==> flow/design.v <==
`timescale 1ns / 1ps
module Risc_16_bit(
 input clk,
 input rst,
 output [15:0] imem_addr,
 input  [15:0] imem_data,
 output        dmem_we,
 output [2:0]  dmem_addr,
 output [15:0] dmem_wdata
);
 wire jump,bne,beq,mem_read,mem_write,alu_src,reg_dst,mem_to_reg,reg_write;
 wire[1:0] alu_op;
 wire [3:0] opcode;
 Datapath_Unit DU
 (
  .clk(clk),
  .rst(rst),
  .imem_addr(imem_addr),
  .imem_data(imem_data),
  .trace_we(dmem_we),
  .trace_addr(dmem_addr),
  .trace_wdata(dmem_wdata),
  .jump(jump),
  .beq(beq),
  .mem_read(mem_read),
  .mem_write(mem_write),
  .alu_src(alu_src),
  .reg_dst(reg_dst),
  .mem_to_reg(mem_to_reg),
  .reg_write(reg_write),
  .bne(bne),
  .alu_op(alu_op),
  .opcode(opcode)
 );
 Control_Unit control
 (
  .opcode(opcode),
  .reg_dst(reg_dst),
  .mem_to_reg(mem_to_reg),
  .alu_op(alu_op),
  .jump(jump),
  .bne(bne),
  .beq(beq),
  .mem_read(mem_read),
  .mem_write(mem_write),
  .alu_src(alu_src),
  .reg_write(reg_write)
 );
endmodule
`timescale 1ns / 1ps
module Datapath_Unit(
 input clk,
 input rst,
 output [15:0] imem_addr,
 input  [15:0] imem_data,
 output trace_we,
 output [2:0] trace_addr,
 output [15:0] trace_wdata,
 input jump,beq,mem_read,mem_write,alu_src,reg_dst,mem_to_reg,reg_write,bne,
 input[1:0] alu_op,
 output[3:0] opcode
);
 reg  [15:0] pc_current;
 wire [15:0] pc_next,pc2;
 wire [15:0] instr;
 wire [2:0] reg_write_dest;
 wire [15:0] reg_write_data;
 wire [2:0] reg_read_addr_1;
 wire [15:0] reg_read_data_1;
 wire [2:0] reg_read_addr_2;
 wire [15:0] reg_read_data_2;
 wire [15:0] ext_im,read_data2;
 wire [2:0] ALU_Control;
 wire [15:0] ALU_out;
 wire zero_flag;
 wire [15:0] PC_j, PC_beq, PC_2beq,PC_2bne,PC_bne;
 wire beq_control;
 wire bne_control;
 wire [12:0] jump_shift;
 wire [15:0] mem_read_data;
 always @(posedge clk)
 begin 
   if (rst)
     pc_current <= 16'd0;
   else
     pc_current <= pc_next;
 end
 assign pc2 = pc_current + 16'd2;
 assign imem_addr = pc_current;
 assign instr = imem_data;
 assign jump_shift = {instr[11:0],1'b0};
 assign reg_write_dest = (reg_dst==1'b1) ? instr[5:3] :instr[8:6];
 assign reg_read_addr_1 = instr[11:9];
 assign reg_read_addr_2 = instr[8:6];
 GPRs reg_file
 (
  .clk(clk),
  .rst(rst),
  .reg_write_en(reg_write),
  .reg_write_dest(reg_write_dest),
  .reg_write_data(reg_write_data),
  .reg_read_addr_1(reg_read_addr_1),
  .reg_read_data_1(reg_read_data_1),
  .reg_read_addr_2(reg_read_addr_2),
  .reg_read_data_2(reg_read_data_2)
 );
 assign ext_im = {{10{instr[5]}},instr[5:0]};  
 alu_control ALU_Control_unit(.ALUOp(alu_op),.Opcode(instr[15:12]),.ALU_Cnt(ALU_Control));
 assign read_data2 = (alu_src==1'b1) ? ext_im : reg_read_data_2;
 ALU alu_unit(.a(reg_read_data_1),.b(read_data2),.alu_control(ALU_Control),.result(ALU_out),.zero(zero_flag));
 assign PC_beq = pc2 + {ext_im[14:0],1'b0};
 assign PC_bne = pc2 + {ext_im[14:0],1'b0};
 assign beq_control = beq & zero_flag;
 assign bne_control = bne & (~zero_flag);
 assign PC_2beq = (beq_control==1'b1) ? PC_beq : pc2;
 assign PC_2bne = (bne_control==1'b1) ? PC_bne : PC_2beq;
 assign PC_j = {pc2[15:13],jump_shift};
 assign pc_next = (jump == 1'b1) ? PC_j :  PC_2bne;
  Data_Memory dm
   (
    .clk(clk),
    .rst(rst),
    .trace_we(trace_we),
    .trace_addr(trace_addr),
    .trace_wdata(trace_wdata),
    .mem_access_addr(ALU_out),
    .mem_write_data(reg_read_data_2),
    .mem_write_en(mem_write),
    .mem_read(mem_read),
    .mem_read_data(mem_read_data)
   );
 assign reg_write_data = (mem_to_reg == 1'b1)?  mem_read_data: ALU_out;
 assign opcode = instr[15:12];
endmodule
`timescale 1ns / 1ps
module Control_Unit(
      input[3:0] opcode,
      output reg[1:0] alu_op,
      output reg jump,beq,bne,mem_read,mem_write,alu_src,reg_dst,mem_to_reg,reg_write    
    );
always @(*)
begin
 case(opcode) 
 4'b0000:  
   begin
    reg_dst = 1'b0;
    alu_src = 1'b1;
    mem_to_reg = 1'b1;
    reg_write = 1'b1;
    mem_read = 1'b1;
    mem_write = 1'b0;
    beq = 1'b0;
    bne = 1'b0;
    alu_op = 2'b00;
    jump = 1'b0;   
   end
 4'b0001: 
   begin
    reg_dst = 1'b0;
    alu_src = 1'b1;
    mem_to_reg = 1'b0;
    reg_write = 1'b0;
    mem_read = 1'b0;
    mem_write = 1'b1;
    beq = 1'b0;
    bne = 1'b0;
    alu_op = 2'b00;
    jump = 1'b0;   
   end
 4'b0010:  
   begin
    reg_dst = 1'b1;
    alu_src = 1'b0;
    mem_to_reg = 1'b0;
    reg_write = 1'b1;
    mem_read = 1'b0;
    mem_write = 1'b0;
    beq = 1'b0;
    bne = 1'b0;
    alu_op = 2'b10;
    jump = 1'b0;   
   end
 4'b0011:  
   begin
    reg_dst = 1'b1;
    alu_src = 1'b0;
    mem_to_reg = 1'b0;
    reg_write = 1'b1;
    mem_read = 1'b0;
    mem_write = 1'b0;
    beq = 1'b0;
    bne = 1'b0;
    alu_op = 2'b10;
    jump = 1'b0;   
   end
 4'b0100:  
   begin
    reg_dst = 1'b1;
    alu_src = 1'b0;
    mem_to_reg = 1'b0;
    reg_write = 1'b1;
    mem_read = 1'b0;
    mem_write = 1'b0;
    beq = 1'b0;
    bne = 1'b0;
    alu_op = 2'b10;
    jump = 1'b0;   
   end
 4'b0101:  
   begin
    reg_dst = 1'b1;
    alu_src = 1'b0;
    mem_to_reg = 1'b0;
    reg_write = 1'b1;
    mem_read = 1'b0;
    mem_write = 1'b0;
    beq = 1'b0;
    bne = 1'b0;
    alu_op = 2'b10;
    jump = 1'b0;   
   end
 4'b0110:  
   begin
    reg_dst = 1'b1;
    alu_src = 1'b0;
    mem_to_reg = 1'b0;
    reg_write = 1'b1;
    mem_read = 1'b0;
    mem_write = 1'b0;
    beq = 1'b0;
    bne = 1'b0;
    alu_op = 2'b10;
    jump = 1'b0;   
   end
 4'b0111:  
   begin
    reg_dst = 1'b1;
    alu_src = 1'b0;
    mem_to_reg = 1'b0;
    reg_write = 1'b1;
    mem_read = 1'b0;
    mem_write = 1'b0;
    beq = 1'b0;
    bne = 1'b0;
    alu_op = 2'b10;
    jump = 1'b0;   
   end
 4'b1000:  
   begin
    reg_dst = 1'b1;
    alu_src = 1'b0;
    mem_to_reg = 1'b0;
    reg_write = 1'b1;
    mem_read = 1'b0;
    mem_write = 1'b0;
    beq = 1'b0;
    bne = 1'b0;
    alu_op = 2'b10;
    jump = 1'b0;   
   end
 4'b1001:  
   begin
    reg_dst = 1'b1;
    alu_src = 1'b0;
    mem_to_reg = 1'b0;
    reg_write = 1'b1;
    mem_read = 1'b0;
    mem_write = 1'b0;
    beq = 1'b0;
    bne = 1'b0;
    alu_op = 2'b10;
    jump = 1'b0;   
   end
 4'b1011: 
   begin
    reg_dst = 1'b0;
    alu_src = 1'b0;
    mem_to_reg = 1'b0;
    reg_write = 1'b0;
    mem_read = 1'b0;
    mem_write = 1'b0;
    beq = 1'b1;
    bne = 1'b0;
    alu_op = 2'b01;
    jump = 1'b0;   
   end
 4'b1100:
   begin
    reg_dst = 1'b0;
    alu_src = 1'b0;
    mem_to_reg = 1'b0;
    reg_write = 1'b0;
    mem_read = 1'b0;
    mem_write = 1'b0;
    beq = 1'b0;
    bne = 1'b1;
    alu_op = 2'b01;
    jump = 1'b0;   
   end
 4'b1101: 
   begin
    reg_dst = 1'b0;
    alu_src = 1'b0;
    mem_to_reg = 1'b0;
    reg_write = 1'b0;
    mem_read = 1'b0;
    mem_write = 1'b0;
    beq = 1'b0;
    bne = 1'b0;
    alu_op = 2'b00;
    jump = 1'b1;   
   end   
 default: begin
    reg_dst = 1'b1;
    alu_src = 1'b0;
    mem_to_reg = 1'b0;
    reg_write = 1'b1;
    mem_read = 1'b0;
    mem_write = 1'b0;
    beq = 1'b0;
    bne = 1'b0;
    alu_op = 2'b00;
    jump = 1'b0; 
   end
 endcase
 end
endmodule
`timescale 1ns / 1ps
module alu_control(
    input [1:0] ALUOp,
    input [3:0] Opcode,
    output reg [2:0] ALU_Cnt
);
always @(*) begin
    case(ALUOp)
        2'b00: ALU_Cnt = 3'b000;  
        2'b01: ALU_Cnt = 3'b001;  
        2'b10: begin  
            case(Opcode)
                4'b0010: ALU_Cnt = 3'b000;  
                4'b0011: ALU_Cnt = 3'b001;  
                4'b0100: ALU_Cnt = 3'b010;  
                4'b0101: ALU_Cnt = 3'b011;  
                4'b0110: ALU_Cnt = 3'b100;  
                4'b0111: ALU_Cnt = 3'b101;  
                4'b1000: ALU_Cnt = 3'b110;  
                4'b1001: ALU_Cnt = 3'b111;  
                default: ALU_Cnt = 3'b000;
            endcase
        end
        default: ALU_Cnt = 3'b000;
    endcase
end
endmodule
module ALU(
 input  [15:0] a,  
 input  [15:0] b,  
 input  [2:0] alu_control, 
 output reg [15:0] result,  
 output zero
    );
always @(*)
begin 
 case(alu_control)
 3'b000: result = a + b; 
 3'b001: result = a - b; 
 3'b010: result = ~a;
 3'b011: result = a<<b;
 3'b100: result = a>>b;
 3'b101: result = a & b;
 3'b110: result = a | b; 
 3'b111: begin if (a<b) result = 16'd1;
    else result = 16'd0;
    end
 default:result = a + b; 
 endcase
end
assign zero = (result==16'd0) ? 1'b1: 1'b0;
endmodule
`timescale 1ns / 1ps
module GPRs(
 input    clk,
 input    rst,
 input    reg_write_en,
 input  [2:0] reg_write_dest,
 input  [15:0] reg_write_data,
 input  [2:0] reg_read_addr_1,
 output  [15:0] reg_read_data_1,
 input  [2:0] reg_read_addr_2,
 output  [15:0] reg_read_data_2
);
 reg [15:0] reg_array [7:0];
 integer i;
 always @ (posedge clk ) begin
   if (rst) begin
    for(i=0;i<8;i=i+1)
     reg_array[i] <= 16'd0;
   end
   else if(reg_write_en) begin
    reg_array[reg_write_dest] <= reg_write_data;
   end
 end
 assign reg_read_data_1 = reg_array[reg_read_addr_1];
 assign reg_read_data_2 = reg_array[reg_read_addr_2];
endmodule
`timescale 1ns / 1ps
module Data_Memory(
 input clk,
 input rst,
 output reg        trace_we,
 output reg [2:0]  trace_addr,
 output reg [15:0] trace_wdata,
 input [15:0]   mem_access_addr,
 input [15:0]   mem_write_data,
 input     mem_write_en,
 input mem_read,
 output [15:0]   mem_read_data
);
reg [16 - 1:0] memory [8 - 1:0];
wire [2:0] ram_addr=mem_access_addr[2:0];
integer i;
 always @(posedge clk) begin
  if (rst) begin
   for (i = 0; i < 8; i = i + 1)
    memory[i] <= 16'd0;
  end
  else if (mem_write_en)
   memory[ram_addr] <= mem_write_data;
 end
 always @(posedge clk) begin
  if (rst) begin
   trace_we    <= 1'b0;
   trace_addr  <= 3'd0;
   trace_wdata <= 16'd0;
  end
  else begin
   trace_we    <= mem_write_en;
   trace_addr  <= ram_addr;
   trace_wdata <= mem_write_data;
  end
 end
 assign mem_read_data = (mem_read==1'b1) ? memory[ram_addr]: 16'd0; 
endmodule
Tool chain data of Risc_16_bit. Tool output for the design above, in the order of the flow. Lines are those of the file above, counted from 1. Operators: Yosys type, input widths -> output width; for muxes data width and select width s. Cell names lack the library's common part. Not given: --

Top module: Risc_16_bit. Clock port: clk. Library: sky130hd. Corner: tt_025C_1v80.

Word-level counts. Counts by Yosys on the flattened word-level netlist (proc, flatten, opt, wreduce; memories kept). Register bits leave out memories and registers merged into their read ports (data or address). Print and check cells are left out. Memory sizes are those after Yosys's memory passes, which may raise the word count (mostly to a power of two), join words into wider ones and drop unused or constant bits.

The figure for memory cells is 4. RAM bits: 256. Under elaborated cells stands 58. For register bits the number is 36. Under input bits stands 18. Under bits in read-only memories stands 224. Output and inout bits: 36.

Under equality and inequality tests stands 9. The entry for mux-type cells reads 24. The figure for bitwise gates (word level) is 6. The entry for order comparisons reads 1. For $add $sub $neg the number is 4. The entry for shift-type cells reads 2. The entry for reduce/logical cells reads 3.

Memory list: (name not given) (depth 16, bits a word 11, RTL line 143) `case(opcode)`; DU.dm.memory (depth 8, bits a word 16, RTL line 419) `reg [16 - 1:0] memory [8 - 1:0];`; DU.reg_file.reg_array (depth 8, bits a word 16, RTL line 392) `reg [15:0] reg_array [7:0];`; (name not given) (depth 16, bits a word 3, RTL line 339) `case(Opcode)`.

Operators by type and width (count): $mux 16 (10); $pmux 16 s8 (1); $add 16x16->16 (2); $sub 16x16->16 (1); $lt 16x16->1 (1); $and 16x16->16 (1); $or 16x16->16 (1); $shl 16x16->16 (1); $shr 16x16->16 (1); $add 16x2->16 const B (1); $not 16->16 (1); $logic_not 16->1 (1); $mux 3 (5); $eq 3x3->1 const B (4); $mux 1 (7); $eq 3x2->1 const B (2); $pmux 3 s2 (1); $eq 3x1->1 const B (1); $logic_not 3->1 (1); $and 1x1->1 (2); $eq 2x1->1 const B (1); $eq 2x2->1 const B (1); $reduce_or 2->1 (1); $not 1->1 (1).

Logic depth. Depth = most cells in a row (Yosys ltp): at word level without a register or memory, in the mapped netlist without a sequential cell, where the memories' decode and read muxes count.

Depth after elaboration: 10. Under ABC_AREA stands 0. The entry for gate-level depth with buffers reads 25. Gate-level depth less buffers: 20.

Mapped cells and area. Yosys stat after the flow's synthesis: flattened, memories mapped to cells. It holds for the ABC_AREA given above (unset counts as 0); a run with the other value may have another netlist.

Cells by type: edfxtp_1 (count 256, total area 7.69E+03 um2); mux2i_1 (count 206, total area 2.06E+03 um2); nor2_1 (count 285, total area 1.07E+03 um2); ha_1 (count 65, total area 813.28 um2); mux4_2 (count 35, total area 788.256 um2); dfxtp_1 (count 35, total area 700.672 um2); nor2b_1 (count 76, total area 475.456 um2); nand2_1 (count 119, total area 446.678 um2); mux2_2 (count 29, total area 326.563 um2); xnor2_1 (count 31, total area 271.51 um2); a21oi_1 (count 48, total area 240.23 um2); clkbuf_1 (count 50, total area 187.68 um2); inv_1 (count 49, total area 183.926 um2); nor3_1 (count 33, total area 165.158 um2); nand3_1 (count 32, total area 160.154 um2); and2_1 (count 25, total area 156.4 um2); o21ai_0 (count 31, total area 155.149 um2); nand2b_1 (count 24, total area 150.144 um2).

Not listed: further types 82, cells in them 427.

For mapped cells the number is 1856. Buffer cells: 111. The figure for mapped area is 19518.7 um2. The entry for mapped flip-flops reads 291. For sequential part of the area the number is 8388.0 um2.

By module: a second synthesis without flattening, with its own total; a netlist apart from the flattened one above.

Under cell total of the unflattened synthesis stands 1805. The entry for area (unflattened synthesis) reads 19966.6 um2.

Each row is one instance without its submodules.

Modules: GPRs (area 6906.6 um2, instances 1, cells 430, seq. area 3843.7 um2); Data_Memory (area 6628.9 um2, instances 1, cells 506, seq. area 4244.1 um2); ALU (area 4067.7 um2, instances 1, cells 561, seq. area 0.0 um2); Datapath_Unit (area 2104.5 um2, instances 1, cells 273, seq. area 300.3 um2); Control_Unit (area 148.9 um2, instances 1, cells 20, seq. area 0.0 um2); alu_control (area 110.1 um2, instances 1, cells 15, seq. area 0.0 um2); Risc_16_bit (area 0.0 um2, instances 1, cells 0, seq. area 0.0 um2).

Timing after synthesis. Source: OpenSTA report_checks on the synthesized netlist (no wires, ideal clock, input and output delay 20% of the period each), path of least setup slack; recovery checks are left aside. Register names are those of the netlist, which keeps one name where synthesis merged equal registers.

Path kind: input-to-reg. Start: input port imem_data[6]. End: register DU.pc_current[4]. Under slack stands -0.365 ns. The figure for stages is 23. The entry for launch time at the first pin reads 1.280 ns. The entry for path buffers reads 6. The figure for library setup time is 0.088 ns. The figure for arrival time is 6.676 ns. Period: 6.4 ns. The figure for delay of the path is 5.484 ns. Under external input delay stands 1.280 ns. For data required time the number is 6.312 ns. The entry for synthesis period reached reads 6.765 ns.

"delay of the path" is the arrival time less input delay plus setup time. "stages" counts driving pins, that of a launching flip-flop among them; a cell with two outputs on the path counts twice. "synthesis period reached" is the clock period less the worst setup slack; recovery checks do not enter. This is arithmetic on one report: input and output delays are still those of the set period (20% each). Between the ends stands the longest chain of elaborated cells between them, by number of cells; it is not shown to be the way that was timed. Of several equally long chains one is given. A line is the first line of the expression or statement that the cell stems from. Yosys adds cells for indexed reads and writes and turns some case tables into memories. The chain passes a memory read, where the word-level depth is cut; so it can be longer than that depth.

Path through: buf_6 > buf_6 > buf_4 > buf_1 > mux4_2 > mux2i_1 > a21o_1 > ha_1 > clkbuf_1 > nor3_1 > a221oi_1 > and3_1 > o41ai_1 > a211oi_1 > o21bai_1 > xnor2_1 > a221o_1 > a21oi_1 > and4_4 > mux2i_4 > buf_6 > nand2_1 > a311oi_2. The entry for cells in the longest elaborated chain reads 11. The figure for elaborated cells between the ends (all ways) is 19. Those cells by class: 2 x add/sub; 1 x compare; 2 x shift; 7 x mux; 5 x logic; 1 x reduce/logical; 1 x memory.

RTL lines, path after synthesis: from (decl) (RTL line 6) `input  [15:0] imem_data,`; $mem_v2 8x16 (RTL line 392) `reg [15:0] reg_array [7:0];`; $mux 16 (RTL line 109) `assign read_data2 = (alu_src==1'b1) ? ext_im : reg_read_data_2;`; $lt 16x16->1 (RTL line 372) `3'b111: begin if (a<b) result = 16'd1;`; $mux 1 (RTL line 372); $pmux 16 s8 (RTL line 364) `case(alu_control)`; $logic_not 16->1 (RTL line 378) `assign zero = (result==16'd0) ? 1'b1: 1'b0;`; $mux 1 (RTL line 378); $and 1x1->1 (RTL line 113) `assign beq_control = beq & zero_flag;`; $mux 16 (RTL line 115) `assign PC_2beq = (beq_control==1'b1) ? PC_beq : pc2;`; $mux 16 (RTL line 116) `assign PC_2bne = (bne_control==1'b1) ? PC_bne : PC_2beq;`; $mux 16 (RTL line 118) `assign pc_next = (jump == 1'b1) ? PC_j :  PC_2bne;`; to (assign) (RTL line 84) `pc_current <= 16'd0;`; to (assign) (RTL line 86) `pc_current <= pc_next;`; to (decl) (RTL line 63) `reg  [15:0] pc_current;`.

Timing after layout. From the final timing report of entry A: the path of least setup slack in the routed layout; clock arrival at registers is part of the times.

Path kind: input-to-reg. Start: input port imem_data[6]. End: register DU.pc_current[4]. The figure for arrival time is 5.79 ns. Under external input delay stands 0.75 ns. The figure for stages is 25. The figure for library setup time is 0.16 ns. The entry for launch time at the first pin reads 0.75 ns. The entry for path buffers reads 8. Period: 3.77 ns. For data required time the number is 4.19 ns. Under slack stands -1.60 ns.

Between the ends stands the longest chain of elaborated cells between them, by number of cells; it is not shown to be the way that was timed. Of several equally long chains one is given. The chain passes a memory read, where the word-level depth is cut; so it can be longer than that depth.

Path through: buf_12 > buf_12 > buf_12 > mux4_2 > mux2i_4 > nand2_2 > o21ai_4 > buf_6 > ha_4 > buf_12 > o2111a_2 > nor3b_4 > buf_6 > o31ai_4 > o2111ai_2 > a32oi_2 > mux2i_1 > a211o_1 > nor4_4 > and4_4 > buf_4 > mux2_4 > buf_12 > nand2_2 > a311oi_2. The entry for cells in the longest elaborated chain reads 11. The figure for elaborated cells between the ends (all ways) is 19. Those cells by class: 2 x add/sub; 1 x compare; 2 x shift; 7 x mux; 5 x logic; 1 x reduce/logical; 1 x memory.

RTL lines, path post-layout: from (decl) (RTL line 6) `input  [15:0] imem_data,`; $mem_v2 8x16 (RTL line 392) `reg [15:0] reg_array [7:0];`; $mux 16 (RTL line 109) `assign read_data2 = (alu_src==1'b1) ? ext_im : reg_read_data_2;`; $lt 16x16->1 (RTL line 372) `3'b111: begin if (a<b) result = 16'd1;`; $mux 1 (RTL line 372); $pmux 16 s8 (RTL line 364) `case(alu_control)`; $logic_not 16->1 (RTL line 378) `assign zero = (result==16'd0) ? 1'b1: 1'b0;`; $mux 1 (RTL line 378); $and 1x1->1 (RTL line 113) `assign beq_control = beq & zero_flag;`; $mux 16 (RTL line 115) `assign PC_2beq = (beq_control==1'b1) ? PC_beq : pc2;`; $mux 16 (RTL line 116) `assign PC_2bne = (bne_control==1'b1) ? PC_bne : PC_2beq;`; $mux 16 (RTL line 118) `assign pc_next = (jump == 1'b1) ? PC_j :  PC_2bne;`; to (assign) (RTL line 84) `pc_current <= 16'd0;`; to (assign) (RTL line 86) `pc_current <= pc_next;`; to (decl) (RTL line 63) `reg  [15:0] pc_current;`.

## Implementation results

Below are 3 stored runs of the flow (Yosys, OpenROAD; platform sky130hd) on Risc_16_bit, each with its settings and what was measured, unordered. Constraints: input delay and output delay 20% of the set period each, output load 0.01 pF. By "power consumption" is meant OpenSTA's value without simulated activity: inputs other than the clock are taken to toggle once in ten clock periods, and the tool carries that through the logic.

Entry A has these settings: CAP_MARGIN 40; CELL_PAD_IN_SITES_DETAIL_PLACEMENT 2; CELL_PAD_IN_SITES_GLOBAL_PLACEMENT 1; CORE_MARGIN 6; CORE_UTILIZATION 28; CTS_CLUSTER_SIZE 36; GPL_TIMING_DRIVEN 0; MAX_ROUTING_LAYER met4; PLACE_DENSITY_LB_ADDON 0.29; SETUP_SLACK_MARGIN -0.16; SLEW_MARGIN 10; TNS_END_PERCENT 65; period_ns 3.77. The measured power consumption is 13661 µW. The setup total negative slack reads -504.583 ns. The total die area reads 76189.8 um2. The setup slack of the worst path is -1.602 ns. The standard-cell area of the final layout reads 27273.7 um2. The chip area in the Yosys report comes to 19518.7 um2.

Entry B has these settings: CAP_MARGIN 40; CELL_PAD_IN_SITES_GLOBAL_PLACEMENT 0; CORE_MARGIN 9; CORE_UTILIZATION 29; GPL_ROUTABILITY_DRIVEN 0; GPL_TIMING_DRIVEN 1; SETUP_SLACK_MARGIN -0.18; period_ns 5.23; SLEW_MARGIN 20. The measured power consumption is 8726 µW. The setup total negative slack reads -0.007 ns. The total die area reads 76970.2 um2. The setup slack of the worst path is -0.005 ns. The standard-cell area of the final layout reads 25826.0 um2. The chip area in the Yosys report comes to 19518.7 um2.

Entry C has these settings: CAP_MARGIN 40; CORE_UTILIZATION 52; CTS_CLUSTER_DIAMETER 62; GPL_ROUTABILITY_DRIVEN 0; HOLD_SLACK_MARGIN -0.05; SETUP_SLACK_MARGIN 0.51; SLEW_MARGIN 15; TNS_END_PERCENT 40; period_ns 9.49; CORE_MARGIN 2. The measured power consumption is 4473 µW. The setup total negative slack reads 0.000 ns. The total die area reads 39101.1 um2. The setup slack of the worst path is 1.401 ns. The standard-cell area of the final layout reads 22002.4 um2. The chip area in the Yosys report comes to 19518.7 um2.
